==> flow/design.v <==
`timescale 1ns/10ps
module ELA(clk, rst, ready, in_data, data_rd, req, wen, addr, data_wr, done);
	input					clk;
	input					rst;
	input					ready;
	input			[7:0]	in_data;
	input			[7:0]	data_rd;
	output	reg				req;
	output	reg				wen;
	output	reg		[12:0]	addr;
	output	reg		[7:0]	data_wr;
	output	reg				done;
reg					[7:0]	S_buffer	[127:0];
reg					[7:0]	L_buffer	[2:0];
reg					[8:0]	result;
reg					[2:0]	control;
reg					[7:0]	timer_s;
wire				[8:0]	d11;
wire				[8:0]	d22;
wire				[8:0]	d33;
wire				[7:0]	d1;
wire				[7:0]	d2;
wire				[7:0]	d3;
assign 				d11 = (L_buffer[2] - S_buffer[0]);
assign				d22 = (L_buffer[1] - S_buffer[1]);
assign				d33 = (L_buffer[0] - S_buffer[2]);
assign 				d1 = d11[8] ? -d11[7:0] : d11[7:0];
assign				d2 = d22[8] ? -d22[7:0] : d22[7:0];
assign				d3 = d33[8] ? -d33[7:0] : d33[7:0];
reg					[1:0]	min;
reg         		[2:0]	state;
reg         		[2:0]	next_state;
parameter   		Rowf      	= 3'd0;
parameter   		comp      	= 3'd1;
parameter   		read       	= 3'd2;
parameter   		fish       	= 3'd3;
parameter   		stop        = 3'd4;
integer 			i;
always @(posedge clk or posedge rst)
begin
	if (rst)
	begin
		timer_s <= 8'd0;
	end
	else if ((control == 3'd0 && timer_s == 8'd130) || (control == 3'd1 && timer_s == 8'd131) ||(control == 3'd2 && timer_s == 8'd128) || control == 3'd4)
	begin
		timer_s <= 8'd0;
	end
	else
	begin
		timer_s <= timer_s + 8'd1;
	end
end
always @(posedge clk or posedge rst)
begin
	if (rst)
	begin
		req <= 1'd0;
	end
	else if (timer_s == 8'd0 && !(control == 3'd2) && !(control == 3'd4))
	begin
		req <= 1'd1;
	end
	else
	begin
		req <= 1'd0;
	end
end
always @(posedge clk)
begin
	if (rst)
	begin
	end
	else if ((control == 3'd0 && timer_s >= 8'd129) || (control == 3'd1 && timer_s == 8'd0) || (control == 3'd2 && timer_s == 8'd128))
	begin
	end
	else if (control == 3'd2)
	begin
		S_buffer[0] <= S_buffer[127];
		for(i=1; i<128; i=i+1)
		begin
			S_buffer[i] <= S_buffer[i-1];
		end
	end
	else if (timer_s <= 8'd128)
	begin
		S_buffer[0] <= in_data;
		for(i=1; i<128; i=i+1)
		begin
			S_buffer[i] <= S_buffer[i-1];
		end
	end
end
always @(posedge clk or posedge rst) 
begin
	if (rst) 
	begin
		L_buffer[0] <= 8'd0;
		L_buffer[2] <= 8'd0;
		L_buffer[1] <= 8'd0;
	end
	else if ((control == 3'd0 && timer_s >= 8'd129) || (control == 3'd1 && timer_s == 8'd0) || (control == 3'd2 && timer_s == 8'd128))
	begin
		L_buffer[0] <= L_buffer[0];
		L_buffer[2] <= L_buffer[2];
		L_buffer[1] <= L_buffer[1];
	end
	else if (control == 3'd2)
	begin
		L_buffer[0] <= L_buffer[2];
		L_buffer[2] <= L_buffer[1];
		L_buffer[1] <= L_buffer[0];
	end
	else if (timer_s <= 8'd128)
	begin
		L_buffer[0] <= S_buffer[127];
		L_buffer[2] <= L_buffer[1];
		L_buffer[1] <= L_buffer[0];
	end
end
always @(*)
begin
	if (timer_s == 8'd3)
	begin
		min = 2'd2;
	end
	else if ((d1 == d3) && (d2 == d3))
	begin
		min = 2'd0;
	end
	else if (d1 <= d3)
	begin
		if (d2 <= d1)
		begin
			min = 2'd2;
		end
		else 
		begin
			min = 2'd1;
		end
	end
	else 
	begin
		if (d2 <= d3)
		begin
			min = 2'd2;
		end
		else 
		begin
			min = 2'd3;
		end
	end
end
always @(posedge clk or posedge rst)
begin
	if (rst) 
	begin
		result <= 9'd0;
	end
	else if (control == 3'd1)
	begin
		if (timer_s == 8'd130)
		begin
			result <= ((S_buffer[0] + L_buffer[0]) >> 1);
		end
		else
		begin
			case(min)
			2'd0: result <= ((S_buffer[0] + (S_buffer[1] * 2) + S_buffer[2] + L_buffer[0] + (L_buffer[1] * 2) + L_buffer[2]) / 8);
			2'd1: result <= ((S_buffer[0] + L_buffer[2]) >> 1);
			2'd2: result <= ((S_buffer[1] + L_buffer[1]) >> 1);
			2'd3: result <= ((S_buffer[2] + L_buffer[0]) >> 1);
			endcase
		end
	end
end
always @(posedge clk or posedge rst)
 begin
	if (rst) 
	begin
		wen <= 1'd0;
	end
	else if (control == 3'd3 || control == 3'd4)
	begin
		wen <= 1'd0;
	end
	else
	begin
		wen <= 1'd1;
	end
end
always @(posedge clk or posedge rst) 
begin
	if (rst) 
	begin
		addr <= 13'd0;
	end
	else if((control == 3'd0 && timer_s <= 8'd2) || (control == 3'd1 && timer_s <= 8'd4) || control == 3'd4)
	begin
		addr <= addr;
	end
	else 
	begin
		addr <= addr + 13'd1;	
	end
end
always @(posedge clk or posedge rst) 
begin
	if (rst) 
	begin
		data_wr <= 8'd0;
	end
	else if (control == 3'd0)
	begin
		data_wr <= S_buffer[0];
	end
	else if (control == 3'd1)
	begin
		data_wr <= result;
	end
	else
	begin
		data_wr <= S_buffer[127];
	end
end
always @(posedge clk or posedge rst) 
begin
	if (rst) 
	begin
		done <= 1'd0;
	end
	else if (control == 3'd3) 
	begin
		done <= 1'd1;
	end
end
always @(posedge clk or posedge rst)
begin
    if (rst)	state <= stop;
    else 		state <= next_state;
end
always @(*) 
begin
    case(state)
    	stop:
    	begin
    		if(ready == 1'b0) next_state = stop;
    		else              next_state = Rowf;
    	end
    	Rowf :
    	begin
    		if(timer_s == 8'd130) next_state = comp;
    		else                 next_state = Rowf;
    	end
    	comp :
    	begin
    		if(timer_s == 8'd131) next_state = read;
    		else                 next_state = comp;
    	end
    	read :
    	begin
    		if(addr == 13'd8062)      next_state = fish;
    		else if(timer_s == 8'd128)next_state = comp;
    		else                     next_state = read;
    	end
    	fish : next_state = fish;
    	default : next_state = stop;
    endcase
end
always @(*) 
begin
    case(state)
    	Rowf : control = 3'd0;
    	comp : control = 3'd1;
    	read : control = 3'd2;
    	fish : control = 3'd3;
    	stop : control = 3'd4;
    	default : control = 3'd4;
    endcase
end
endmodule
# From RTL to reports: ELA
# The steps from the RTL of ELA to its reports follow in flow order.
# Lines are those of the file above, counted from 1.
# Operators carry their Yosys type and port widths (W data, S select, Z words).
# Library cell names are shortened.
# Not given: --
# design
design	ELA
clock_port	clk
lib	sky130hd
lib_corner	tt_025C_1v80

# Elaborated design
# Source: Yosys, flattened and elaborated. Widths are those after wreduce. Registers that Yosys merges into a memory's read port (data or address) are not register bits. Print and check cells do not count. Equal cells are merged and count once.
# word_totals
reg_bits	1091
latch_bits	0
ramBits	0
mem_bits_ro	0
clocked_rd_ports_x_width	0
mem_count	0
input_bits	19
out_inout_bits	24
word_cells	494
# classes
add_sub_neg	17
n_mul	0
n_div	0
cmp	7
equal	18
shift	0
muxes	284
bitwise	2
n_reduce_logical	27
# ops
op	count
$mux W8	269
$add A8 B8 Y9	4
$pmux W8 S4	1
$sub A8 B8 Y9	3
$le A8 B8 Y1	3
$eq A8 B8 Y1 const B	3
$neg A8 Y8	3
$add A11 B8 Y11	2
$eq A8 B8 Y1	2
$pmux W3 S5	1
$mux W2	7
$add A13 B1 Y13 const B	1
$eq A13 B13 Y1 const B	1
$eq A3 B2 Y1 const B	4
$pmux W3 S4	1
$add A10 B8 Y11	1
$add A11 B9 Y11	1
$logic_and A1 B1 Y1	10
$add A8 B9 Y10	1
$logic_or A1 B1 Y1	8
$add A8 B1 Y8 const B	1
$le A8 B2 Y1 const B	1
$eq A8 B2 Y1 const B	1
$le A8 B3 Y1 const B	1
$ge A8 B8 Y1 const B	1
$le A8 B8 Y1 const B	1
$logic_not A8 Y1	1
$eq A3 B1 Y1 const B	2
# Not listed: further kinds 12, cells in them 20.

# Depth
# Yosys ltp: most cells in a row. Word level: on the elaborated netlist, between registers, memories and ports. Mapped: between sequential cells and ports; inverters and the memories' decode and read muxes count.
# logic_depth
depth_word	11
abc_area	0
ltp_mapped	23
ltp_nobuf	22

# Mapped cells and area
# Source: synth_stat.txt of the flow (Yosys; design flattened, memories mapped). It holds for the ABC_AREA given above (unset counts as 0); a run with the other value may have another netlist.
# Totals and module areas in this step are rounded.
# mapped
stdcells	1896
area_um2	38580
sequential_area_um2	32480
ff_cells	1093
buffers	26
# types
type	count	type_area_um2
edfxtp_1	1024	3.07E+04
dfrtp_1	68	1.7E+03
ha_1	96	1.2E+03
fa_1	38	760.73
xnor2_1	47	411.645
a21oi_1	63	315.302
inv_1	79	296.534
nor2_1	78	292.781
xor2_1	30	262.752
mux2_2	19	213.955
o21ai_0	39	195.187
nand2_1	43	161.405
o21bai_1	17	127.622
mux2i_1	11	110.106
nand2b_1	16	100.096
a22oi_1	13	97.594
nand3_1	17	85.082
nand4_1	12	75.072
# Other cell types: 65; their cells: 186.

# Worst setup path after synthesis
# OpenSTA on the mapped netlist: ideal clock, no wires. The path of least setup slack (recovery checks aside). Input and output delay are each 20% of the period. Register names are those of the netlist, which keeps one name where synthesis merged equal registers.
# synth_path
path_type	input-to-reg
from	in rst
to	reg S_buffer[0][0]
clock_period_ns	10.0
in_delay_ns	2.000
setup_ns	1.525
t_first_pin_ns	2.000
t_arrival_ns	26.534
t_required_ns	8.475
setup_slack_ns	-18.059
path_delay_ns	26.059
path_stages	2
path_buffers	0
synth_period_reached_ns	28.059
# "path_delay_ns" = arrival - input delay + setup time.
# "path_stages": output pins that drive a net of the path, with the launching flip-flop's if there is one; two outputs of one cell count as two.
# "synth_period_reached_ns" = period - worst setup slack (recovery checks aside). The figure is calculated, with input and output delays left at 20% of the set period.
# Between the ends stands the longest chain of elaborated cells between them, by number of cells; it is not shown to be the way that was timed. Of several equally long chains one is given.
# A line is the first line of the expression or statement that the cell stems from. Yosys adds cells for indexed reads and writes and turns some case tables into memories.
# synth_between
cell_sequence	inv_1 and2_1
elab_chain_len	2
cone_cells	2
lines_between	0
classes_between	logic: 1; reduce/logical: 1
# synth_rtl
element	line	rtl
start, declared	4	input rst;
$not A1 Y1	--
$reduce_and A3 Y1	--
end, assigned	79	S_buffer[0] <= S_buffer[127];
end, assigned	87	S_buffer[0] <= in_data;
end, declared	13	reg [7:0] S_buffer [127:0];

# Worst path after layout
# From the final timing report of entry A: the path of least setup slack in the routed layout; clock arrival at registers is part of the times.
# layout_path
path_type	reg-to-reg
from	reg S_buffer[0][0]
to	reg result[4]
clock_period_ns	10.8
setup_ns	0.13
t_first_pin_ns	0.71
t_arrival_ns	7.43
t_required_ns	11.39
setup_slack_ns	3.96
path_stages	22
path_buffers	0
# Between the ends stands the longest chain of elaborated cells between them, by number of cells; it is not shown to be the way that was timed. Of several equally long chains one is given.
# At most two assigning lines are given for a register; there are more.
# layout_between
cell_sequence	edfxtp_1 ha_1 fa_1 nand2b_4 a211oi_1 o21ai_0 a21oi_1 a31oi_1 nand2b_1 o21ai_0 xor2_1 xnor2_1 inv_1 ha_1 nand4_1 a21oi_1 o21ai_0 a21oi_2 o32ai_1 nor2_1 a221oi_1 o21ai_1
elab_chain_len	11
cone_cells	24
lines_between	11
classes_between	add/sub: 9; compare: 2; eq/ne: 4; mux: 7; reduce/logical: 2
# layout_rtl
element	line	rtl
start, declared	13	reg [7:0] S_buffer [127:0];
start, assigned	79	S_buffer[0] <= S_buffer[127];
start, assigned	87	S_buffer[0] <= in_data;
$sub A8 B8 Y9	24	assign d11 = (L_buffer[2] - S_buffer[0]);
$neg A8 Y8	27	assign d1 = d11[8] ? -d11[7:0] : d11[7:0];
$mux W8	27
$le A8 B8 Y1	133	if (d2 <= d1)
$mux W2	133
$mux W2	131	else if (d1 <= d3)
$mux W2	127	else if ((d1 == d3) && (d2 == d3))
$mux W2	123	if (timer_s == 8'd3)
$eq A2 B2 Y1	168	case(min)
$pmux W8 S4	168
$mux W8	162	if (timer_s == 8'd130)
end, assigned	164	result <= ((S_buffer[0] + L_buffer[0]) >> 1);
end, assigned	169	2'd0: result <= ((S_buffer[0] + (S_buffer[1] * 2) + S_buffer[2] + L_buffer[0] + (L_buffer[1] * 2) + L_buffer[2 ...

# Settings and measured results of 4 stored flow runs for module ELA (sky130hd), not sorted in any way. The constraints put input and output delay at 20% of the set period each and load the outputs with 0.01 pF.
# "achieved_period_ns" = clock period - worst setup slack. The figure is calculated, with input and output delays left at 20% of the set period.
# By "worst_path_time_ns" is meant the share of the clock period that the worst setup path is allowed (20% is reserved at inputs, 20% at outputs), minus its slack. Clock arrival times at its registers enter into it.
# By "power_total_uw" is meant OpenSTA's value without simulated activity: inputs other than the clock are taken to toggle once in ten clock periods, and the tool carries that through the logic.
# Results are given in rounded form.
# Among the settings, - means not set for that run.
setting or result,entry A,entry B,entry C,entry D
CAP_MARGIN,15,35,35,20
CELL_PAD_IN_SITES_DETAIL_PLACEMENT,2,-,2,-
CORE_ASPECT_RATIO,1.78,-,-,-
GPL_TIMING_DRIVEN,0,-,-,-
HOLD_SLACK_MARGIN,0.15,0.2,0.2,-
MIN_ROUTING_LAYER,met1,met2,met1,-
SETUP_SLACK_MARGIN,-0.81,0.5,0.5,-
SLEW_MARGIN,5,20,20,20
TNS_END_PERCENT,90,-,-,-
period_ns,10.8,10.0,10.0,6.15
CORE_MARGIN,2,2,8,2
CORE_UTILIZATION,40,40,38,40
CTS_CLUSTER_SIZE,-,20,43,-
GPL_ROUTABILITY_DRIVEN,-,0,0,-
ABC_AREA,-,-,0,-
post_synth_area_um2,38580,38580,38580,38580
dieArea_um2,99050,98940,112000,98940
final_cell_area_um2,44360,43860,44610,44170
post_route_util_pct,46.2,46.0,44.0,46.3
ws_setup_ns,3.957,4.064,3.521,0.436
timing.setup.tns_ns,0.000,0.000,0.000,0.000
holdWs_ns,0.399,0.407,0.401,0.406
power_total_uw,9102,9367,10080,15380
achieved_period_ns,6.843,5.936,6.479,5.714
worst_path_time_ns,6.84,5.94,6.48,5.71
critical_path_type,reg-to-reg,reg-to-reg,reg-to-reg,reg-to-reg
